==> flow/design.v <==
module mux #(parameter ADDR_WIDTH = 16) (
    output reg  [ADDR_WIDTH -1 :0] out,
    input  wire [ADDR_WIDTH -1 :0] a,
    input  wire [ADDR_WIDTH -1 :0] b,
    input  wire                    sel
);
always @(*) begin
    if (sel) begin
        out = a;
    end
    else begin
        out = b;
    end
end
endmodule
module demux #(parameter ADDR_WIDTH = 16) (
    output reg  [ADDR_WIDTH -1 :0] out1,
    output reg  [ADDR_WIDTH -1 :0] out2,
    input  wire [ADDR_WIDTH -1 :0] in,
    input  wire                    sel
);
always @(*) begin
    out1 = 'd0;
    out2 = 'd0;
    if (sel) begin
        out1 = in;
    end
    else begin
        out2 = in;
    end
end
endmodule
module RoundSaturate #(parameter    IN_WORD_LENGTH    = 9,  IN_INT_LENGTH    = 0, IN_FLOAT_LENGTH    = 8, 
                                    OUT_WORD_LENGTH   = 8, OUT_INT_LENGTH   = 0, OUT_FLOAT_LENGTH   = 7) (
    output reg  signed [OUT_WORD_LENGTH-1:0] i_round_saturated,
    output reg  signed [OUT_WORD_LENGTH-1:0] q_round_saturated,
    input  wire signed [IN_WORD_LENGTH -1:0] i_in,
    input  wire signed [IN_WORD_LENGTH -1:0] q_in
);
wire round_half_up_i;
wire round_half_up_q;
reg saturate_i;
reg saturate_q;
generate
    if (OUT_INT_LENGTH) begin
        assign round_half_up_i    = i_in[IN_FLOAT_LENGTH - OUT_FLOAT_LENGTH -1] && (~i_in[IN_FLOAT_LENGTH + OUT_INT_LENGTH -1 : IN_FLOAT_LENGTH - OUT_FLOAT_LENGTH ]);
        assign round_half_up_q    = q_in[IN_FLOAT_LENGTH - OUT_FLOAT_LENGTH -1] && (~q_in[IN_FLOAT_LENGTH + OUT_INT_LENGTH -1 : IN_FLOAT_LENGTH - OUT_FLOAT_LENGTH ]);
    end
    else begin
        assign round_half_up_i    = i_in[IN_FLOAT_LENGTH - OUT_FLOAT_LENGTH -1] && (~i_in[IN_FLOAT_LENGTH -1 : IN_FLOAT_LENGTH - OUT_FLOAT_LENGTH]); 
        assign round_half_up_q    = q_in[IN_FLOAT_LENGTH - OUT_FLOAT_LENGTH -1] && (~q_in[IN_FLOAT_LENGTH -1 : IN_FLOAT_LENGTH - OUT_FLOAT_LENGTH]);
    end
endgenerate
generate
        if (IN_INT_LENGTH>0 && OUT_INT_LENGTH >0) begin
            always @(*) begin                   
                i_round_saturated = round_half_up_i + {i_in[IN_WORD_LENGTH -1] ,    i_in[IN_FLOAT_LENGTH + OUT_INT_LENGTH -1 : IN_FLOAT_LENGTH ] ,   i_in[ IN_FLOAT_LENGTH -1 : IN_FLOAT_LENGTH - OUT_FLOAT_LENGTH ]};
                q_round_saturated = round_half_up_q + {q_in[IN_WORD_LENGTH -1] ,    q_in[IN_FLOAT_LENGTH + OUT_INT_LENGTH -1 : IN_FLOAT_LENGTH ] ,   q_in[ IN_FLOAT_LENGTH -1 : IN_FLOAT_LENGTH - OUT_FLOAT_LENGTH ]};
                if (i_in[IN_WORD_LENGTH -1]) begin
                    if (!(i_in[IN_FLOAT_LENGTH + IN_INT_LENGTH -1 : IN_FLOAT_LENGTH] == 'd0 || i_in[IN_INT_LENGTH  + IN_FLOAT_LENGTH -1 : IN_FLOAT_LENGTH + OUT_INT_LENGTH] == { ( IN_INT_LENGTH - OUT_INT_LENGTH ) {1'b1} }  )) begin
                        i_round_saturated = {i_in[IN_WORD_LENGTH -1] , { (OUT_WORD_LENGTH -1) {1'b0}} } ;
                    end
                end
                else begin
                    if (i_in[IN_INT_LENGTH  + IN_FLOAT_LENGTH -1 : IN_FLOAT_LENGTH + OUT_INT_LENGTH] ) begin
                       i_round_saturated [OUT_WORD_LENGTH -2:0] = { (OUT_WORD_LENGTH -1) {1'b1}} ;
                    end
                end
                if (q_in[IN_WORD_LENGTH -1]) begin
                    if ((!(q_in[IN_FLOAT_LENGTH + IN_INT_LENGTH -1 : IN_FLOAT_LENGTH] == 'd0 || q_in[IN_INT_LENGTH  + IN_FLOAT_LENGTH -1 : IN_FLOAT_LENGTH + OUT_INT_LENGTH] == { ( IN_INT_LENGTH - OUT_INT_LENGTH ) {1'b1} }  ))) begin
                        q_round_saturated = {q_in[IN_WORD_LENGTH -1] , { (OUT_WORD_LENGTH -1) {1'b0}} } ;
                    end
                end
                else begin
                    if (q_in[IN_INT_LENGTH + IN_FLOAT_LENGTH -1 : IN_FLOAT_LENGTH + OUT_INT_LENGTH]) begin
                       q_round_saturated [OUT_WORD_LENGTH -2:0] = { (OUT_WORD_LENGTH -1) {1'b1}};
                    end
                end 
                if (i_in == { (IN_WORD_LENGTH -1) {1'b1}}) begin
                    i_round_saturated = { (OUT_WORD_LENGTH -1) {1'b0}} ;
                end
                if (q_in == { (IN_WORD_LENGTH -1) {1'b1}}) begin
                    q_round_saturated = { (OUT_WORD_LENGTH -1) {1'b0}};
                end
            end
        end
        else if ((IN_INT_LENGTH>0) && (OUT_INT_LENGTH == 0)) begin
            always @(*) begin
                i_round_saturated = round_half_up_i + {i_in[IN_WORD_LENGTH -1] ,   i_in[ IN_FLOAT_LENGTH -1 : IN_FLOAT_LENGTH - OUT_FLOAT_LENGTH ]};
                q_round_saturated = round_half_up_q + {q_in[IN_WORD_LENGTH -1] ,   q_in[ IN_FLOAT_LENGTH -1 : IN_FLOAT_LENGTH - OUT_FLOAT_LENGTH ]};
                if (i_in[IN_WORD_LENGTH -1]) begin
                    if (!(&i_in[IN_FLOAT_LENGTH + IN_INT_LENGTH -1 : IN_FLOAT_LENGTH])) begin
                        i_round_saturated = {i_in[IN_WORD_LENGTH -1] , { (OUT_WORD_LENGTH -1) {1'b0}} };
                    end
                    if (&i_in[IN_FLOAT_LENGTH + IN_INT_LENGTH -1 : IN_FLOAT_LENGTH - OUT_FLOAT_LENGTH -1]) begin
                        i_round_saturated = { (OUT_WORD_LENGTH -1) {1'b0}};
                    end
                end
                else begin
                    if (i_in[IN_INT_LENGTH  + IN_FLOAT_LENGTH -1 : IN_FLOAT_LENGTH ]) begin
                       i_round_saturated [OUT_WORD_LENGTH -2:0] = { (OUT_WORD_LENGTH -1) {1'b1}}; 
                    end
                    if (&i_in[IN_FLOAT_LENGTH + IN_INT_LENGTH -1 : IN_FLOAT_LENGTH - OUT_FLOAT_LENGTH]) begin
                        i_round_saturated = { (OUT_WORD_LENGTH -1) {1'b1}};
                    end
                end
                if (q_in[IN_WORD_LENGTH -1]) begin
                    if (!(&q_in[IN_FLOAT_LENGTH + IN_INT_LENGTH -1 : IN_FLOAT_LENGTH])) begin
                        q_round_saturated = {q_in[IN_WORD_LENGTH -1] , { (OUT_WORD_LENGTH -1) {1'b0}} };
                    end
                    if (&q_in[IN_FLOAT_LENGTH + IN_INT_LENGTH -1 : IN_FLOAT_LENGTH - OUT_FLOAT_LENGTH -1]) begin
                        q_round_saturated = {(OUT_WORD_LENGTH -1){1'b0}};
                    end
                end
                else begin
                    if (q_in[IN_INT_LENGTH + IN_FLOAT_LENGTH -1 : IN_FLOAT_LENGTH]) begin
                       q_round_saturated [OUT_WORD_LENGTH -2:0] = { (OUT_WORD_LENGTH -1) {1'b1}};
                    end
                    if (&q_in[IN_FLOAT_LENGTH + IN_INT_LENGTH -1 : IN_FLOAT_LENGTH - OUT_FLOAT_LENGTH]) begin
                        q_round_saturated = {(OUT_WORD_LENGTH -1){1'b1}};
                    end
                end  
            end
        end
        else begin
            always @(*) begin
                i_round_saturated =   round_half_up_i +  {i_in[IN_WORD_LENGTH -1] ,i_in[ IN_FLOAT_LENGTH -1 : IN_FLOAT_LENGTH - OUT_FLOAT_LENGTH ]};
                q_round_saturated =   round_half_up_q +  {q_in[IN_WORD_LENGTH -1] ,q_in[ IN_FLOAT_LENGTH -1 : IN_FLOAT_LENGTH - OUT_FLOAT_LENGTH ]};
                if (&i_in[1+ IN_FLOAT_LENGTH -1 : IN_FLOAT_LENGTH - OUT_FLOAT_LENGTH -1]) begin
                    i_round_saturated = { (OUT_WORD_LENGTH -1) {1'b0}};
                end
                if (&q_in[1+ IN_FLOAT_LENGTH -1 : IN_FLOAT_LENGTH - OUT_FLOAT_LENGTH -1]) begin
                    q_round_saturated = { (OUT_WORD_LENGTH -1) {1'b0}};
                end
            end
        end
endgenerate
endmodule
module cmplx_mul #(parameter    IN1_WORD_LENGTH = 16, IN1_INT_LENGTH = 0, IN1_FLOAT_LENGTH = 15,         
                                IN2_WORD_LENGTH = 5,  IN2_INT_LENGTH = 0, IN2_FLOAT_LENGTH = 4,         
                                OUT_WORD_LENGTH = 12, OUT_INT_LENGTH = 0, OUT_FLOAT_LENGTH = 11 ) (     
    output wire signed [OUT_WORD_LENGTH-1:0]    out_i,
    output wire signed [OUT_WORD_LENGTH-1:0]    out_q,
    input  wire signed [IN1_WORD_LENGTH-1:0]    in1_i,
    input  wire signed [IN1_WORD_LENGTH-1:0]    in1_q,
    input  wire signed [IN2_WORD_LENGTH-1:0]    in2_i,
    input  wire signed [IN2_WORD_LENGTH-1:0]    in2_q
);
reg signed [1 + IN1_INT_LENGTH + IN2_INT_LENGTH + 2 + IN1_FLOAT_LENGTH + IN2_FLOAT_LENGTH -1:0] mul_i;
reg signed [1 + IN1_INT_LENGTH + IN2_INT_LENGTH + 2 + IN1_FLOAT_LENGTH + IN2_FLOAT_LENGTH -1:0] mul_q;
reg signed [IN2_WORD_LENGTH-1 +1 :0]    temp1;  
reg signed [IN1_WORD_LENGTH-1 +1 :0]    temp2;  
reg signed [IN1_WORD_LENGTH-1 +1 :0]    temp3;  
reg signed [1 + IN1_INT_LENGTH + IN2_INT_LENGTH + 1 + IN1_FLOAT_LENGTH + IN2_FLOAT_LENGTH -1:0]    temp11;  
reg signed [1 + IN1_INT_LENGTH + IN2_INT_LENGTH + 1 + IN1_FLOAT_LENGTH + IN2_FLOAT_LENGTH -1:0]    temp22; 
reg signed [1 + IN1_INT_LENGTH + IN2_INT_LENGTH + 1 + IN1_FLOAT_LENGTH + IN2_FLOAT_LENGTH -1:0]    temp33; 
always @(*) begin
        temp1 = in2_i + in2_q;
        temp2 = in1_i + in1_q;
        temp3 = in1_q - in1_i;
        temp11 = temp1 * in1_i;
        temp22 = temp2 * in2_q;
        temp33 = temp3 * in2_i;
        mul_i = temp11 - temp22;
        mul_q = temp11 + temp33;
end
RoundSaturate #(    .IN_WORD_LENGTH(1 + IN1_INT_LENGTH + IN2_INT_LENGTH + 2 + IN1_FLOAT_LENGTH + IN2_FLOAT_LENGTH) ,
                    .IN_INT_LENGTH(IN1_INT_LENGTH + IN2_INT_LENGTH + 2),
                    .IN_FLOAT_LENGTH(IN1_FLOAT_LENGTH + IN2_FLOAT_LENGTH),
                    .OUT_WORD_LENGTH(OUT_WORD_LENGTH), 
                    .OUT_INT_LENGTH(OUT_INT_LENGTH), 
                    .OUT_FLOAT_LENGTH(OUT_FLOAT_LENGTH) ) U0_RoundSaturate (
    .i_in(mul_i),
    .q_in(mul_q),
    .i_round_saturated(out_i),
    .q_round_saturated(out_q)
);
endmodule
module radix2 #(parameter   SAMPLE_WORD_LENGTH  = 8, SAMPLE_INT_LENGTH  = 0, SAMPLE_FLOAT_LENGTH  = 7, 
                            TWIDDLE_WORD_LENGTH = 8, TWIDDLE_INT_LENGTH = 0, TWIDDLE_FLOAT_LENGTH = 7) (
    output reg  signed [SAMPLE_WORD_LENGTH -1 :0] out1_i_reg,
    output reg  signed [SAMPLE_WORD_LENGTH -1 :0] out1_q_reg,
    output reg  signed [SAMPLE_WORD_LENGTH -1 :0] out2_i_reg,
    output reg  signed [SAMPLE_WORD_LENGTH -1 :0] out2_q_reg,
    input  wire signed [SAMPLE_WORD_LENGTH -1 :0] in1_i,
    input  wire signed [SAMPLE_WORD_LENGTH -1 :0] in1_q,
    input  wire signed [SAMPLE_WORD_LENGTH -1 :0] in2_i,
    input  wire signed [SAMPLE_WORD_LENGTH -1 :0] in2_q,
    input  wire signed [TWIDDLE_WORD_LENGTH-1 :0] twiddle1_i,
    input  wire signed [TWIDDLE_WORD_LENGTH-1 :0] twiddle1_q,
    input  wire signed [TWIDDLE_WORD_LENGTH-1 :0] twiddle2_i,
    input  wire signed [TWIDDLE_WORD_LENGTH-1 :0] twiddle2_q,
    input  wire                                   ff_en,
    input  wire                                   rst,
    input  wire                                   clk
);
reg  signed [SAMPLE_WORD_LENGTH+1 -1 :0] adder_i_out1,adder_q_out1,adder_i_out2,adder_q_out2;
wire signed [SAMPLE_WORD_LENGTH   -1 :0] out1_i,out1_q,out2_i,out2_q;
always @(posedge clk or negedge rst) begin
    if (!rst) begin
        out1_i_reg <= 'd0;
        out1_q_reg <= 'd0;
        out2_i_reg <= 'd0;
        out2_q_reg <= 'd0;
    end
    else begin
        if (ff_en) begin
            out1_i_reg <= out1_i;
            out1_q_reg <= out1_q;
            out2_i_reg <= out2_i;
            out2_q_reg <= out2_q;
        end
    end
end
always @(*) begin
    adder_i_out1  = in1_i + in2_i;
    adder_q_out1  = in1_q + in2_q;
    adder_i_out2  = in1_i - in2_i;
    adder_q_out2  = in1_q - in2_q;
end
cmplx_mul #(    .IN1_WORD_LENGTH(SAMPLE_WORD_LENGTH+1) , .IN1_INT_LENGTH(SAMPLE_INT_LENGTH+1) , .IN1_FLOAT_LENGTH(SAMPLE_FLOAT_LENGTH ) ,
                .IN2_WORD_LENGTH(TWIDDLE_WORD_LENGTH ) , .IN2_INT_LENGTH(TWIDDLE_INT_LENGTH ) , .IN2_FLOAT_LENGTH(TWIDDLE_FLOAT_LENGTH) ,
                .OUT_WORD_LENGTH(SAMPLE_WORD_LENGTH  ) , .OUT_INT_LENGTH(SAMPLE_INT_LENGTH  ) , .OUT_FLOAT_LENGTH(SAMPLE_FLOAT_LENGTH ) ) 
U1 (
    .out_i (out1_i),
    .out_q (out1_q),
    .in1_i (adder_i_out1),
    .in1_q (adder_q_out1),
    .in2_i (twiddle1_i),
    .in2_q (twiddle1_q)
);
cmplx_mul #(    .IN1_WORD_LENGTH(SAMPLE_WORD_LENGTH+1) , .IN1_INT_LENGTH(SAMPLE_INT_LENGTH+1) , .IN1_FLOAT_LENGTH(SAMPLE_FLOAT_LENGTH ) ,
                .IN2_WORD_LENGTH(TWIDDLE_WORD_LENGTH ) , .IN2_INT_LENGTH(TWIDDLE_INT_LENGTH ) , .IN2_FLOAT_LENGTH(TWIDDLE_FLOAT_LENGTH) ,
                .OUT_WORD_LENGTH(SAMPLE_WORD_LENGTH  ) , .OUT_INT_LENGTH(SAMPLE_INT_LENGTH  ) , .OUT_FLOAT_LENGTH(SAMPLE_FLOAT_LENGTH ) ) 
U2 (                    
    .out_i (out2_i),
    .out_q (out2_q),
    .in1_i (adder_i_out2),
    .in1_q (adder_q_out2),
    .in2_i (twiddle2_i),
    .in2_q (twiddle2_q)
);
endmodule
module fifo #(parameter WORD_LENGTH  = 8, FIFO_DEPTH = 8) (
    output reg  signed [WORD_LENGTH         -1 : 0] data_out,
    output wire                                     empty,
    output wire                                     full,
    output wire        [$clog2(FIFO_DEPTH)  -1 : 0] r_ptr_reg,
    output wire        [$clog2(FIFO_DEPTH)  -1 : 0] w_ptr_reg,
    input  wire signed [WORD_LENGTH         -1 : 0] data_in,
    input  wire                                     w_en,
    input  wire                                     r_en,
    input  wire                                     fft_done,
    input  wire                                     rst,
    input  wire                                     clk
);
localparam PTR_WIDTH = $clog2(FIFO_DEPTH)+1;
reg signed  [WORD_LENGTH -1 : 0] fifo [FIFO_DEPTH -1 : 0];
reg         [PTR_WIDTH   -1 : 0] w_ptr,w_ptr_temp;
reg         [PTR_WIDTH   -1 : 0] r_ptr,r_ptr_temp;
wire                             write;
wire                             read;
always @(posedge clk or negedge rst) begin
    if (!rst) begin
        data_out  <= 'd0;
        w_ptr_temp <= 'd0;
        r_ptr_temp <= 'd0;
    end
    else begin
        w_ptr_temp <= w_ptr;
        r_ptr_temp <= r_ptr;
        if (write) begin
            fifo[w_ptr_temp[PTR_WIDTH-2:0]] <= data_in;
        end
        if (read) begin
            data_out <= fifo[r_ptr_temp[PTR_WIDTH-2:0]];
        end
    end
end
always @(*) begin
    w_ptr = w_ptr_temp;
    r_ptr = r_ptr_temp;
    if (write) begin
        w_ptr = w_ptr_temp + 1'b1;
    end
    if (fft_done) begin
        r_ptr = 'd0;
    end else if (read) begin
        r_ptr = r_ptr_temp + 1'b1;
    end
end
assign full  = (w_ptr_temp[PTR_WIDTH-2:0] == r_ptr_temp[PTR_WIDTH-2:0]) &&  (w_ptr_temp[PTR_WIDTH-1] ^ r_ptr_temp[PTR_WIDTH-1]);
assign empty = (r_ptr_temp == w_ptr_temp);
assign write = w_en && !full;
assign read  = r_en && !empty;
assign w_ptr_reg = w_ptr_temp[$clog2(FIFO_DEPTH)-1 : 0];
assign r_ptr_reg = r_ptr_temp[$clog2(FIFO_DEPTH)-1 : 0];
endmodule
module twiddles #(parameter TWIDDLE_WORD_LENGTH = 8, TWIDDLE_INT_LENGTH = 0, TWIDDLE_FLOAT_LENGTH = 7) (
    output reg  signed  [TWIDDLE_WORD_LENGTH -1 : 0] twiddle_i_reg,
    output reg  signed  [TWIDDLE_WORD_LENGTH -1 : 0] twiddle_q_reg,
    input  wire         [3                   -1 : 0] address,
    input  wire         clk,
    input  wire         rst
);
reg signed [TWIDDLE_WORD_LENGTH -1 : 0] twiddle_i;
reg signed [TWIDDLE_WORD_LENGTH -1 : 0] twiddle_q;
always @(posedge clk or negedge rst) begin
    if (!rst) begin
        twiddle_i_reg <= 'd0;
        twiddle_q_reg <= 'd0;
    end
    else begin
        twiddle_i_reg <= twiddle_i;
        twiddle_q_reg <= twiddle_q;
    end
end
always @(*) begin
    case (address)
        'd0 :   begin 
                    twiddle_i = 8'b01111111; 
                    twiddle_q = 8'b00000000; 
                end
        'd1 :   begin
                    twiddle_i = 8'b01110110;  
                    twiddle_q = 8'b11001111;  
                end
        'd2 :   begin
                    twiddle_i = 8'b01011011;
                    twiddle_q = 8'b10100101;
                end 
        'd3 :   begin
                    twiddle_i = 8'b00110001;  
                    twiddle_q = 8'b10001010;  
                end
        'd4 :   begin
                    twiddle_i = 8'b00000000; 
                    twiddle_q = 8'b10000000; 
                end 
        'd5 :   begin
                    twiddle_i = 8'b11001111; 
                    twiddle_q = 8'b10001010; 
                end 
        'd6 :   begin
                    twiddle_i = 8'b10100101; 
                    twiddle_q = 8'b10100101; 
                end 
        'd7 :   begin
                    twiddle_i = 8'b10001010; 
                    twiddle_q = 8'b11001111; 
                end   
    endcase
end
endmodule
module ctrl #( parameter FIFO_DEPTH = 8) (
    output reg   [3                  -1:0]  twiddle_addr,
    output reg   [5                  -1:0]  counter_r,
    output reg                              fifo1_w_en,
    output reg                              fifo2_w_en,
    output reg                              twiddle_sel,
    output reg                              fifo1_r_en,
    output reg                              fifo2_r_en,
    output wire                             stage_num,
    output wire                             fft_done,
    output wire                             stage4,
    output wire                             idle,
    input  wire  [$clog2(FIFO_DEPTH)  -1:0] r_ptr1,
    input  wire  [$clog2(FIFO_DEPTH)  -1:0] r_ptr2,
    input  wire  [$clog2(FIFO_DEPTH)  -1:0] w_ptr1,
    input  wire  [$clog2(FIFO_DEPTH)  -1:0] w_ptr2,
    input  wire                             fft_strt,
    input  wire                             fifo1_full,
    input  wire                             fifo2_full,
    input  wire                             fifo1_empty,
    input  wire                             fifo2_empty,
    input  wire                             rst,
    input  wire                             clk
);
reg [3 -1 : 0] current_state,next_state;
reg [5 -1 : 0] counter;
reg [2 -1 : 0] stg2_counter,stg2_counter_r;
reg stage1_done, stage2_done, stage3_done, stage4_done ;
localparam  IDLE   = 3'b000,
            STAGE1 = 3'b001,
            STAGE2 = 3'b010,
            STAGE3 = 3'b011,
            STAGE4 = 3'b100;
always @(posedge clk or negedge rst) begin
    if (!rst) begin
        current_state  <= 'd0;
        counter_r      <= 'd0;
        stg2_counter_r <= 'd0;
    end
    else begin
        current_state  <= next_state;
        counter_r      <= counter;
        stg2_counter_r <= stg2_counter;
    end
end
always @(*) begin
    case (current_state)
        IDLE :      begin
                        if (fft_strt) begin
                            next_state = STAGE1;
                            counter = counter_r + 'd1;
                        end
                        else begin
                            next_state = IDLE;
                            counter    = 'd0;
                        end
                        stg2_counter   =  'd0;
                        twiddle_sel    = 1'b1;
                        twiddle_addr   =  'd0;
                        fifo1_w_en     =  'd0;
                        fifo2_w_en     =  'd0;
                        fifo1_r_en     =  'd0;
                        fifo2_r_en     =  'd0;
                        stage1_done    = 1'b0;
                        stage2_done    = 1'b0;
                        stage3_done    = 1'b0;
                        stage4_done    = 1'b0;
                    end
        STAGE1:     begin
                        stage1_done  = (w_ptr2 == 'd8);
                        stage2_done  = 1'b0;
                        stage3_done  = 1'b0;
                        stage4_done  = 1'b0;
                        twiddle_sel  = 1'b0;
                        stg2_counter =  'd0;
                        if (stage1_done) begin
                            next_state = STAGE2;
                            counter    = 'd31;
                        end
                        else begin
                            next_state = STAGE1;
                            counter    = counter_r + 1'b1;
                        end
                        if (counter_r[1:0] == 'd2) begin
                            twiddle_addr = 'd4;
                        end
                        else begin
                            twiddle_addr = 'd0;
                        end
                        fifo1_w_en  =  counter_r[1] && (w_ptr1 != 'd8);
                        fifo2_w_en  = ~counter_r[1] && (counter_r != 'd1);
                        fifo1_r_en  =  'd0;
                        fifo2_r_en  =  'd0; 
                    end
        STAGE2:     begin
                        stage1_done = 1'b0;
                        stage2_done = (r_ptr2 == 'd9) ;
                        stage3_done = 1'b0;
                        stage4_done = 1'b0;
                        if (stage2_done) begin
                            next_state = STAGE3;
                            counter    = 'd0;
                            stg2_counter = 'd0;
                        end
                        else begin
                            next_state = STAGE2;
                            counter    = counter_r + 1'b1;
                            if (stg2_counter_r < 'd3) begin  
                                stg2_counter = stg2_counter_r + 1'b1;
                            end
                            else begin
                                stg2_counter = stg2_counter_r;
                            end
                        end
                        case (counter_r[2:0])
                            'd3:  twiddle_addr = 'd0;
                            'd4:  twiddle_addr = 'd4;
                            'd5:  twiddle_addr = 'd2;
                            'd6:  twiddle_addr = 'd6; 
                            default: twiddle_addr = 'd0;
                        endcase
                        if (counter_r[2:0] > 'd5 ) begin
                            twiddle_sel  = ~counter_r[0];
                        end
                        else begin
                            twiddle_sel  = !(|counter_r[2:0]);
                        end
                        fifo1_w_en   = (counter_r[2:0] > 'd1) && (counter_r[2:0] < 'd6); 
                        fifo2_w_en   = ((counter_r[2:0] > 'd5) || (counter_r[2:0] < 'd2)) && (stg2_counter_r > 'd2);  
                        fifo1_r_en   =  counter_r[0];
                        fifo2_r_en   = ~counter_r[0];
                    end
        STAGE3:     begin
                        stage1_done  = 1'b0;
                        stage2_done  = 1'b0;
                        stage3_done  = (w_ptr2 == 'd7);
                        stage4_done  = 1'b0;
                        if (stage3_done) begin
                            next_state = STAGE4;
                            counter = 'd0;
                        end
                        else begin
                            next_state = STAGE3;
                            counter = counter_r + 'd1;
                        end
                        case (counter_r)
                            'd06:    twiddle_addr = 'd4;
                            'd07:    twiddle_addr = 'd2;
                            'd08:    twiddle_addr = 'd6;
                            'd09:    twiddle_addr = 'd1;
                            'd10:    twiddle_addr = 'd5;
                            'd11:    twiddle_addr = 'd3;
                            'd12:    twiddle_addr = 'd7;
                            default: twiddle_addr = 'd0;
                        endcase
                        stg2_counter =  'd0;
                        if (counter_r > 'd5) begin
                            twiddle_sel  = ~counter_r[0];
                        end 
                        else begin
                            twiddle_sel  = !(|counter_r);
                        end
                        fifo1_w_en   =  (counter_r < 'd8); 
                        fifo2_w_en   =  (counter_r > 'd7) && (counter_r < 'd16);
                        fifo1_r_en   =  counter_r[0];
                        fifo2_r_en   = ~counter_r[0];
                    end
        STAGE4:     begin
                        stage1_done  = 1'b0;
                        stage2_done  = 1'b0;
                        stage3_done  = 1'b0;
                        stage4_done  = (w_ptr2 == 'd0);
                        if (stage4_done) begin
                            next_state  = IDLE;
                            counter     = 'd0;
                        end
                        else begin
                            next_state  = STAGE4;
                            counter     = counter_r + 'd1;
                        end
                        twiddle_addr = 'd0;
                        twiddle_sel  = 'd0;
                        stg2_counter = 'd0;
                        fifo1_w_en   =  (counter_r < 'd8); 
                        fifo2_w_en   =  (counter_r > 'd7) && (counter_r < 'd16);
                        fifo1_r_en   =  counter_r[0];
                        fifo2_r_en   = ~counter_r[0];
                    end
        default:    begin
                        stage1_done  = 1'b0;
                        stage2_done  = 1'b0;
                        stage3_done  = 1'b0;
                        stage4_done  = 1'b0;
                        next_state   = IDLE;
                        counter      = 'd0;
                        twiddle_addr = 'd0;
                        twiddle_sel  = 'd0;
                        stg2_counter = 'd0;
                        fifo1_w_en   = 1'b0; 
                        fifo2_w_en   = 1'b0;
                        fifo1_r_en   = 1'b0;
                        fifo2_r_en   = 1'b0;
        end
    endcase
end
assign stage_num = (current_state[1] | current_state[2]);  
assign fft_done  = stage4_done;
assign stage4    = (current_state == STAGE4);
assign idle      = (current_state == IDLE);
endmodule
module fft #(parameter SAMPLE_WORD_LENGTH  = 8, SAMPLE_INT_LENGTH  = 0, SAMPLE_FLOAT_LENGTH  = 7, FIFO_DEPTH = 16) (
    output wire signed [SAMPLE_WORD_LENGTH -1 : 0]  fifo1_dout_i,
    output wire signed [SAMPLE_WORD_LENGTH -1 : 0]  fifo1_dout_q,
    output wire signed [SAMPLE_WORD_LENGTH -1 : 0]  fifo2_dout_i,
    output wire signed [SAMPLE_WORD_LENGTH -1 : 0]  fifo2_dout_q,
    input  wire signed [SAMPLE_WORD_LENGTH -1 : 0]  din_i,
    input  wire signed [SAMPLE_WORD_LENGTH -1 : 0]  din_q,
    input  wire                                     strt_pulse,
    input  wire                                     valid_in,
    input  wire                                     rst,
    input  wire                                     clk,
    output wire                                     idle,
    output wire                                     res_valid,
    output wire signed [SAMPLE_WORD_LENGTH -1 : 0]  res_i,
    output wire signed [SAMPLE_WORD_LENGTH -1 : 0]  res_q
);
localparam  TWIDDLE_WORD_LENGTH  = 8, 
            TWIDDLE_INT_LENGTH   = 0, 
            TWIDDLE_FLOAT_LENGTH = 7,
            PTR_WIDTH            = $clog2(FIFO_DEPTH);
wire in_sel;
wire signed [SAMPLE_WORD_LENGTH -1 :0] out1_i_reg;
wire signed [SAMPLE_WORD_LENGTH -1 :0] out1_q_reg;
wire signed [SAMPLE_WORD_LENGTH -1 :0] out2_i_reg;
wire signed [SAMPLE_WORD_LENGTH -1 :0] out2_q_reg;
wire signed [SAMPLE_WORD_LENGTH -1 :0] in1_i;
wire signed [SAMPLE_WORD_LENGTH -1 :0] in1_q;
wire signed [SAMPLE_WORD_LENGTH -1 :0] in2_i;
wire signed [SAMPLE_WORD_LENGTH -1 :0] in2_q;
wire signed [SAMPLE_WORD_LENGTH -1 :0] fifo1_din_i;
wire signed [SAMPLE_WORD_LENGTH -1 :0] fifo1_din_q;
wire signed [SAMPLE_WORD_LENGTH -1 :0] fifo2_din_i;
wire signed [SAMPLE_WORD_LENGTH -1 :0] fifo2_din_q;
reg  signed [SAMPLE_WORD_LENGTH -1 :0] din_i_r;
reg  signed [SAMPLE_WORD_LENGTH -1 :0] din_q_r;
wire signed [TWIDDLE_WORD_LENGTH-1 :0] twiddle1_i;
wire signed [TWIDDLE_WORD_LENGTH-1 :0] twiddle1_q;
wire signed [TWIDDLE_WORD_LENGTH-1 :0] twiddle2_i;
wire signed [TWIDDLE_WORD_LENGTH-1 :0] twiddle2_q;
wire signed [SAMPLE_WORD_LENGTH -1 :0] in_i,in_fb_i;
wire signed [SAMPLE_WORD_LENGTH -1 :0] in_q,in_fb_q;
reg valid_in_r,valid_in_r_r,valid_in_r_r_r,strt_pulse_r;
wire [5                  -1 : 0] counter;
wire [SAMPLE_WORD_LENGTH -1 : 0] temp_i, temp_q;
wire [PTR_WIDTH          -1 : 0] r_ptr1,r_ptr2,w_ptr1,w_ptr2;
mux #(.ADDR_WIDTH(SAMPLE_WORD_LENGTH)) mux_U3 (
    .out(in_fb_i),
    .a  (fifo2_dout_i),
    .b  (fifo1_dout_i),
    .sel(counter[0])
);
mux #(.ADDR_WIDTH(SAMPLE_WORD_LENGTH)) mux_U4 (
    .out(in_fb_q),
    .a  (fifo2_dout_q),
    .b  (fifo1_dout_q),
    .sel(counter[0])
);
wire stage_num;
mux #(.ADDR_WIDTH(SAMPLE_WORD_LENGTH)) mux_U5 (
    .out(in_i),
    .a  (in_fb_i),
    .b  (din_i_r),
    .sel(stage_num)
);
mux #(.ADDR_WIDTH(SAMPLE_WORD_LENGTH)) mux_U6 (
    .out(in_q),
    .a  (in_fb_q),
    .b  (din_q_r),
    .sel(stage_num)
);
demux #(.ADDR_WIDTH(SAMPLE_WORD_LENGTH)) demux_U0 (
    .out1(in2_i ),
    .out2(in1_i ),
    .in  (in_i ),
    .sel (counter[0])
);
demux #(.ADDR_WIDTH(SAMPLE_WORD_LENGTH)) demux_U1 (
    .out1(in2_q ),
    .out2(in1_q ),
    .in  (in_q  ),
    .sel (counter[0])
);
reg signed [TWIDDLE_WORD_LENGTH -1 : 0] twiddle1_i_r,twiddle1_q_r;
reg signed [SAMPLE_WORD_LENGTH  -1 : 0] in1_i_r,in1_q_r;
radix2 #(   .SAMPLE_WORD_LENGTH (SAMPLE_WORD_LENGTH), .SAMPLE_INT_LENGTH (SAMPLE_INT_LENGTH), .SAMPLE_FLOAT_LENGTH (SAMPLE_FLOAT_LENGTH),
            .TWIDDLE_WORD_LENGTH(TWIDDLE_WORD_LENGTH), .TWIDDLE_INT_LENGTH(TWIDDLE_INT_LENGTH), .TWIDDLE_FLOAT_LENGTH(TWIDDLE_FLOAT_LENGTH)) radix2_U0 (
    .out1_i_reg(out1_i_reg),
    .out1_q_reg(out1_q_reg),
    .out2_i_reg(out2_i_reg),
    .out2_q_reg(out2_q_reg),
    .in1_i     (in1_i_r),
    .in1_q     (in1_q_r),
    .in2_i     (in2_i),
    .in2_q     (in2_q),
    .twiddle1_i(twiddle1_i_r),
    .twiddle1_q(twiddle1_q_r),
    .twiddle2_i(twiddle2_i),
    .twiddle2_q(twiddle2_q),
    .ff_en     (counter[0]),
    .rst       (rst),
    .clk       (clk)
);
mux #(.ADDR_WIDTH(SAMPLE_WORD_LENGTH)) mux_U0 (
    .out(temp_i),
    .a  (out2_i_reg),
    .b  (out1_i_reg),
    .sel(counter[0])
);
mux #(.ADDR_WIDTH(SAMPLE_WORD_LENGTH)) mux_U1 (
    .out(temp_q),
    .a  (out2_q_reg ),
    .b  (out1_q_reg ),
    .sel(counter[0])
);
wire [SAMPLE_WORD_LENGTH*2 -1 : 0] fifo1_dout,fifo2_dout;
wire fifo1_full,fifo2_full,fifo1_w_en,fifo2_w_en,fifo1_r_en,fifo2_r_en,fifo1_empty,fifo2_empty;
demux #(.ADDR_WIDTH(SAMPLE_WORD_LENGTH)) demux_U2 (
    .out1(fifo1_din_i),
    .out2(fifo2_din_i),
    .in  (temp_i ),
    .sel (fifo1_w_en)
);
demux #(.ADDR_WIDTH(SAMPLE_WORD_LENGTH)) demux_U3 (
    .out1(fifo1_din_q),
    .out2(fifo2_din_q),
    .in  (temp_q ),
    .sel (fifo1_w_en)
);
wire fft_done;
fifo #(.WORD_LENGTH(2 * SAMPLE_WORD_LENGTH), .FIFO_DEPTH(FIFO_DEPTH)) fifo_U0 (
    .data_out  (fifo1_dout),
    .empty     (fifo1_empty),
    .full      (fifo1_full),
    .r_ptr_reg (r_ptr1),
    .w_ptr_reg (w_ptr1),
    .data_in   ({fifo1_din_i,fifo1_din_q}),
    .w_en      (fifo1_w_en && valid_in_r_r_r),
    .r_en      (fifo1_r_en),
    .fft_done  (fft_done),
    .rst       (rst),
    .clk       (clk)
); 
fifo #(.WORD_LENGTH(2 * SAMPLE_WORD_LENGTH), .FIFO_DEPTH(FIFO_DEPTH)) fifo_U1 (
    .data_out  (fifo2_dout),
    .empty     (fifo2_empty),
    .full      (fifo2_full),
    .r_ptr_reg (r_ptr2),
    .w_ptr_reg (w_ptr2),
    .data_in   ({fifo2_din_i,fifo2_din_q}),
    .w_en      (fifo2_w_en && valid_in_r_r_r),
    .r_en      (fifo2_r_en),
    .fft_done  (fft_done),
    .rst       (rst),
    .clk       (clk)
);
wire [TWIDDLE_WORD_LENGTH -1 : 0] twiddle_i_reg,twiddle_q_reg;
wire [3                   -1 : 0] address;
twiddles #(.TWIDDLE_WORD_LENGTH(TWIDDLE_WORD_LENGTH), .TWIDDLE_INT_LENGTH(TWIDDLE_INT_LENGTH), .TWIDDLE_FLOAT_LENGTH(TWIDDLE_FLOAT_LENGTH) ) twiddles_U0 (
    .twiddle_i_reg (twiddle_i_reg),
    .twiddle_q_reg (twiddle_q_reg),
    .address       (address),
    .clk           (clk),
    .rst           (rst)
);
wire            twiddle_sel;
wire            stage4;
ctrl #(.FIFO_DEPTH (FIFO_DEPTH)) ctrl_U0 (
    .twiddle_addr  (address),
    .counter_r     (counter),
    .fifo1_w_en    (fifo1_w_en),
    .fifo2_w_en    (fifo2_w_en),
    .r_ptr1        (r_ptr1),
    .r_ptr2        (r_ptr2),
    .w_ptr1        (w_ptr1),
    .w_ptr2        (w_ptr2),
    .twiddle_sel   (twiddle_sel),
    .fifo1_r_en    (fifo1_r_en),
    .fifo2_r_en    (fifo2_r_en),
    .stage_num     (stage_num),
    .stage4        (stage4),
    .idle          (idle),
    .fft_done      (fft_done),
    .fft_strt   (strt_pulse_r),
    .fifo1_full    (fifo1_full),
    .fifo2_full    (fifo2_full),
    .fifo1_empty   (fifo1_empty),
    .fifo2_empty   (fifo2_empty),
    .rst           (rst),
    .clk           (clk)
);
demux #(.ADDR_WIDTH(TWIDDLE_WORD_LENGTH)) demux_U4 (
    .out1(twiddle1_i ),
    .out2(twiddle2_i ),
    .in  (twiddle_i_reg),
    .sel (twiddle_sel)
);
demux #(.ADDR_WIDTH(TWIDDLE_WORD_LENGTH)) demux_U5 (
    .out1(twiddle1_q ),
    .out2(twiddle2_q ),
    .in  (twiddle_q_reg),
    .sel (twiddle_sel)
);
always @(posedge clk or negedge rst) begin
    if (!rst) begin
        twiddle1_i_r    <= 'd0;
        twiddle1_q_r    <= 'd0;
        in1_i_r         <= 'd0;
        in1_q_r         <= 'd0;
        din_i_r         <= 'd0;
        din_q_r         <= 'd0;
        valid_in_r      <= 'd0;
        valid_in_r_r    <= 'd0;
        valid_in_r_r_r  <= 'd0;
        strt_pulse_r    <= 'd0;
    end
    else begin
        if (twiddle_sel) begin
            twiddle1_i_r <= twiddle1_i;
            twiddle1_q_r <= twiddle1_q;
        end
        in1_i_r        <= in1_i;
        in1_q_r        <= in1_q;
        din_i_r        <= din_i;
        din_q_r        <= din_q;
        valid_in_r     <= valid_in;
        valid_in_r_r   <= valid_in_r;
        valid_in_r_r_r <= valid_in_r_r;
        strt_pulse_r   <= strt_pulse;
    end
end
assign fifo1_dout_i = $signed(fifo1_dout[2*SAMPLE_WORD_LENGTH -1 : SAMPLE_WORD_LENGTH]);
assign fifo1_dout_q = $signed(fifo1_dout[  SAMPLE_WORD_LENGTH -1 : 0                 ]);
assign fifo2_dout_i = $signed(fifo2_dout[2*SAMPLE_WORD_LENGTH -1 : SAMPLE_WORD_LENGTH]);
assign fifo2_dout_q = $signed(fifo2_dout[  SAMPLE_WORD_LENGTH -1 : 0                 ]);
assign res_valid = stage4 && valid_in_r_r_r && ((fifo1_w_en && !fifo1_full) || (fifo2_w_en && !fifo2_full));
assign res_i     = temp_i;
assign res_q     = temp_q;
endmodule
module fft16 (
    input  wire              clk,
    input  wire              rst_n,
    input  wire              start,
    input  wire signed [8:0] din_i,
    input  wire signed [8:0] din_q,
    output wire              ready,
    output wire              dout_valid,
    output wire signed [8:0] dout_i,
    output wire signed [8:0] dout_q
);
wire signed [8:0] fifo1_dout_i, fifo1_dout_q, fifo2_dout_i, fifo2_dout_q;
fft #(.SAMPLE_WORD_LENGTH(9), .SAMPLE_INT_LENGTH(0), .SAMPLE_FLOAT_LENGTH(8), .FIFO_DEPTH(16)) u_fft (
    .fifo1_dout_i (fifo1_dout_i),
    .fifo1_dout_q (fifo1_dout_q),
    .fifo2_dout_i (fifo2_dout_i),
    .fifo2_dout_q (fifo2_dout_q),
    .din_i        (din_i),
    .din_q        (din_q),
    .strt_pulse   (start),
    .valid_in     (1'b1),
    .rst          (rst_n),
    .clk          (clk),
    .idle         (ready),
    .res_valid    (dout_valid),
    .res_i        (dout_i),
    .res_q        (dout_q)
);
endmodule
# == Tool chain data of fft16 ==
# Tool output for the design above, in the order of the flow.
# Line numbers count from 1 in the design file above.
# Library cell names are shortened.
# Not given: --
# design
top_module,fft16
clock,clk
library,sky130hd
corner,tt_025C_1v80

# == Word level ==
# Source: Yosys, flattened and elaborated. Widths are those after wreduce. Registers that Yosys merges into a memory's read port (data or address) are not register bits. Print and check cells do not count.
# Memory sizes are those after Yosys's memory passes, which may raise the word count (mostly to a power of two), join words into wider ones and drop unused or constant bits.
# word_totals
regBits,742
rom_bits,120
clocked_rd_ports_x_width,15
memories,1
elab_cells,347
# op_classes
n_addsub,25
n_mul,6
compare,10
equal,82
muxes,69
n_logic,9
reduce_logical,89
# mem_list
memory,words,word_bits,read_ports,write_ports,line_no,text
(no name shown),8,15,1,0,319,case (address)
# ops
operator,count
multiplier 11 x 8 -> 18 bit,4
case mux 18 bit (select 16 bit),2
multiplier 9 x 10 -> 18 bit,2
2-to-1 mux 9 bit,30
equality test 4 bit (second input constant),32
AND reduction 3 bit,36
equality test 4 x 3 -> 1 bit (second input constant),16
AND reduction 12 bit,4
2-to-1 mux 8 bit,6
2-to-1 mux 5 bit,9
AND reduction 11 bit,4
adder 18 x 18 -> 19 bit,2
subtractor 18 x 18 -> 19 bit,2
adder 1 x 9 -> 9 bit,4
logical AND 1 x 8 -> 1 bit,4
equality test 4 x 2 -> 1 bit (second input constant),8
NOT 8 bit,4
adder 5 x 1 -> 5 bit (second input constant),6
equality test 5 x 4 -> 1 bit (second input constant),5
case mux 5 bit (select 5 bit),1
adder 10 x 10 -> 11 bit,2
subtractor 10 x 10 -> 11 bit,2
case mux 3 bit (select 7 bit),1
adder 9 x 9 -> 10 bit,2
subtractor 9 x 9 -> 10 bit,2
adder 8 x 8 -> 9 bit,2
case mux 3 bit (select 3 bit),2
logical AND 1 bit,17
# Other operator kinds: 38; their cells: 79.

# == Longest topological paths ==
# Yosys ltp: most cells in a row. Word level: on the elaborated netlist, between registers, memories and ports. Mapped: between sequential cells and ports; inverters and the memories' decode and read muxes count.
# logic_depth
word_depth,14
ABC_AREA,0
depth_mapped,55

# == After synthesis ==
# Source: synth_stat.txt of the flow (Yosys; design flattened, memories mapped). It holds for the ABC_AREA given above (unset counts as 0); a run with the other value may have another netlist.
# The area totals of this step are shown rounded.
# synth_totals
stdcells,4821
synth_area_um2,52900
ffs,744
# by_type
cell,count,type_area_um2
edfxtp_1,576,1.73E+04
fa_1,410,8.21E+03
ha_1,394,4.93E+03
dfrtp_1,168,4.2E+03
inv_1,659,2.47E+03
xnor2_1,197,1.73E+03
nand2_1,374,1.4E+03
nor2_1,368,1.38E+03
a22oi_1,126,945.907
a21oi_1,170,850.816
and2_1,132,825.792
xor2_1,90,788.256
o21ai_0,145,725.696
a22o_1,69,604.33
a221oi_1,68,595.571
clkbuf_1,135,506.736
nand2b_1,59,369.104
nand4_1,54,337.824
# Other cell types: 89; their cells: 627.
# By module: a second synthesis without flattening, with its own total; a netlist apart from the flattened one above.
# unflattened
cells_unflattened,5352
hier_area_um2,58300
# Rows give one instance, submodules left out.
# by_module
module,n_inst,n_cells,mod_area_um2,mod_seq_area_um2
fifo,2,772,12400,9350
cmplx_mul,2,1467,12300,0.0
radix2,1,291,2880,901
fft,1,80,1680,1400
RoundSaturate,2,88,624,0.0
ctrl (FIFO_DEPTH=16),1,114,930,250
mux (ADDR_WIDTH=9),6,10,146,0.0
twiddles,1,42,553,325
demux (ADDR_WIDTH=9),4,19,134,0.0
demux (ADDR_WIDTH=8),2,17,119,0.0
fft16,1,1,3.8,0.0

# == Path before layout ==
# Path of least setup slack by OpenSTA after synthesis, without wires, with an ideal clock, recovery checks aside; 20% of the period is set as input and as output delay. Where synthesis merged equal registers, the netlist keeps one of their names.
# synth_timing
path_type,reg2reg
startpoint,register u_fft.ctrl_U0.counter_r[0]
endpoint,register u_fft.radix2_U0.out2_q_reg[7]
tclk_ps,10000
setup_time_ps,99
launch_ps,0
t_arrival_ps,10856
t_required_ps,9901
path_slack_ps,-956
path_delay_ps,10955
stages,49
period_less_setup_slack_ps,10956
# "path_delay_ps" = arrival - input delay + setup time.
# "stages": output pins that drive a net of the path, with the launching flip-flop's if there is one; two outputs of one cell count as two.
# "period_less_setup_slack_ps" is the clock period less the worst setup slack; recovery checks do not enter. This is arithmetic on one report: input and output delays are still those of the set period (20% each).
# Between the ends stands the longest chain of elaborated cells between them, by number of cells; it is not shown to be the way that was timed. Of several equally long chains one is given.
# Each line given opens the expression or statement behind the cell; cells for indexed reads and writes are added by Yosys, which also makes memories of some case tables.
# synth_via
cell_sequence,dfrtp_1 buf_6 inv_1 clkbuf_1 clkbuf_1 ha_1 nor2b_1 a211o_1 a21oi_1 clkbuf_1 buf_1 nand2_1 inv_1 ha_1 fa_1 a21o_1 a21oi_1 nor2_1 [... 13 more ...] a21oi_1 ha_1 nor2_1 a31o_2 a31oi_2 a21o_1 maj3_2 a21o_2 and4_4 o21ai_0 nor2_1 nor2_1 ha_1 nand3_2 a2111oi_0 a211oi_2 xnor2_1 a311oi_1
elab_chain_cells,14
cone_cells,37
# synth_rtl
element,line_no,text
from (decl),357,"output reg   [5                  -1:0]  counter_r,"
from (assign),391,counter_r      <= 'd0;
from (assign),396,counter_r      <= counter;
OR reduction 5 bit,515,twiddle_sel  = !(|counter_r);
zero test 1 bit,515,
2-to-1 mux 1 bit,511,if (counter_r > 'd5) begin
case mux 1 bit (select 3 bit),401,case (current_state)
2-to-1 mux 8 bit,25,if (sel) begin
adder 8 x 8 -> 9 bit,158,temp1 = in2_i + in2_q;
multiplier 9 x 10 -> 18 bit,161,temp11 = temp1 * in1_i;
adder 18 x 18 -> 19 bit,165,mul_q = temp11 + temp33;
NOT 8 bit,51,assign round_half_up_q    = q_in[IN_FLOAT_LENGTH - OUT_FLOAT_LENGTH -1] && (~q_in[IN_FLOAT_LENGTH -1 : IN_FLOA ...
logical AND 1 x 8 -> 1 bit,51,
adder 1 x 9 -> 9 bit,90,"q_round_saturated = round_half_up_q + {q_in[IN_WORD_LENGTH -1] ,   q_in[ IN_FLOAT_LENGTH -1 : IN_FLOAT_LENGTH ..."
2-to-1 mux 8 bit,116,if (q_in[IN_INT_LENGTH + IN_FLOAT_LENGTH -1 : IN_FLOAT_LENGTH]) begin
2-to-1 mux 9 bit,119,if (&q_in[IN_FLOAT_LENGTH + IN_INT_LENGTH -1 : IN_FLOAT_LENGTH - OUT_FLOAT_LENGTH]) begin
2-to-1 mux 9 bit,107,if (q_in[IN_WORD_LENGTH -1]) begin
to (assign),204,out2_q_reg <= 'd0;
to (assign),211,out2_q_reg <= out2_q;
to (decl),184,"output reg  signed [SAMPLE_WORD_LENGTH -1 :0] out2_q_reg,"

# == Timing after layout ==
# From the final timing report of flow run A: the path of least setup slack in the routed layout; clock arrival at registers is part of the times.
# The path's times are printed in steps of 10 ps; the period is the one set.
# layout_timing
path_type,reg2reg
startpoint,register u_fft.ctrl_U0.current_state[1]
endpoint,register u_fft.radix2_U0.out1_i_reg[4]
tclk_ps,16300
setup_time_ps,80
launch_ps,700
t_arrival_ps,13200
t_required_ps,16910
path_slack_ps,3710
stages,49
# Between the ends stands the longest chain of elaborated cells between them, by number of cells; it is not shown to be the way that was timed. Of several equally long chains one is given.
# layout_via
cell_sequence,dfrtp_1 or2_2 and2_0 o21ai_0 inv_1 fa_1 a21oi_1 o21a_1 o21bai_1 a21oi_1 nor2_1 nor2_1 nor2_1 nor2_1 xor2_1 ha_1 xnor2_1 and2_1 [... 13 more ...] nand2_1 ha_1 or3_1 a211o_1 a31oi_2 xnor2_1 nor2_1 nor2_1 ha_1 ha_1 nor2b_1 nand2_1 o21ai_0 a221o_1 nor4_1 xnor2_1 nor2_1 a2bb2oi_1
elab_chain_cells,13
cone_cells,23
# layout_rtl
element,line_no,text
from (decl),379,"reg [3 -1 : 0] current_state,next_state;"
from (assign),390,current_state  <= 'd0;
from (assign),395,current_state  <= next_state;
OR 1 bit,560,assign stage_num = (current_state[1] | current_state[2]);
2-to-1 mux 9 bit,8,if (sel) begin
2-to-1 mux 9 bit,25,if (sel) begin
adder 9 x 9 -> 10 bit,216,adder_i_out1  = in1_i + in2_i;
adder 10 x 10 -> 11 bit,159,temp2 = in1_i + in1_q;
multiplier 11 x 8 -> 18 bit,162,temp22 = temp2 * in2_q;
subtractor 18 x 18 -> 19 bit,164,mul_i = temp11 - temp22;
NOT 8 bit,50,assign round_half_up_i    = i_in[IN_FLOAT_LENGTH - OUT_FLOAT_LENGTH -1] && (~i_in[IN_FLOAT_LENGTH -1 : IN_FLOA ...
logical AND 1 x 8 -> 1 bit,50,
adder 1 x 9 -> 9 bit,89,"i_round_saturated = round_half_up_i + {i_in[IN_WORD_LENGTH -1] ,   i_in[ IN_FLOAT_LENGTH -1 : IN_FLOAT_LENGTH ..."
2-to-1 mux 8 bit,100,if (i_in[IN_INT_LENGTH  + IN_FLOAT_LENGTH -1 : IN_FLOAT_LENGTH ]) begin
2-to-1 mux 9 bit,103,if (&i_in[IN_FLOAT_LENGTH + IN_INT_LENGTH -1 : IN_FLOAT_LENGTH - OUT_FLOAT_LENGTH]) begin
2-to-1 mux 9 bit,91,if (i_in[IN_WORD_LENGTH -1]) begin
to (assign),201,out1_i_reg <= 'd0;
to (assign),208,out1_i_reg <= out1_i;
to (decl),181,"output reg  signed [SAMPLE_WORD_LENGTH -1 :0] out1_i_reg,"

# Top module fft16; platform sky130hd; tools Yosys and OpenROAD; 3 stored runs in no particular order. Input and output delays are each 20% of the period that was set; the output load is 0.01 pF.
# "clock_period_reached_ps" means the clock period less the worst setup slack. The figure is calculated, with input and output delays left at 20% of the set period.
# "worst_path_ps" is the time allowed to the run's worst setup path (the clock period less input and output delay, where it has them) less its slack. Clock arrival times count: a late capture clock shortens it, a late launch clock lengthens it.
# "worst_path_ps" is known to 10 ps.
# The results are shown rounded.
# A setting shown as . is not set for that run.
run,CAP_MARGIN,CELL_PAD_IN_SITES_DETAIL_PLACEMENT,CELL_PAD_IN_SITES_GLOBAL_PLACEMENT,CORE_MARGIN,CORE_UTILIZATION,CTS_CLUSTER_DIAMETER,MAX_ROUTING_LAYER,PLACE_DENSITY_LB_ADDON,SETUP_SLACK_MARGIN,SLEW_MARGIN,period_ns,ABC_AREA,GPL_ROUTABILITY_DRIVEN,GPL_TIMING_DRIVEN,HOLD_SLACK_MARGIN,MIN_ROUTING_LAYER,layout_utilization_pct,clock_period_reached_ps,total_die_area_um2,final_stdcell_area_um2,setup_tns_ps,post_synth_area_um2,timing.hold.ws_ps,timing.setup.ws_ps,worst_path_ps,path_kind
flow run A,35,1,3,8,25,292,met4,0.13,2.27,35,16.3,.,.,.,.,.,28.8,12592,227000,60900,0,52900,350,3710,12590,reg2reg
flow run B,20,2,.,2,40,.,met4,0.28,-0.55,20,13.9,1,1,0,0.02,met2,45.0,14101,139000,60900,-810,54600,353,-201,14100,reg2reg
flow run C,20,1,.,3,29,.,.,0.3,3.68,20,13.5,1,.,.,.,.,36.3,10082,194000,67700,0,54600,347,3420,10080,reg2reg
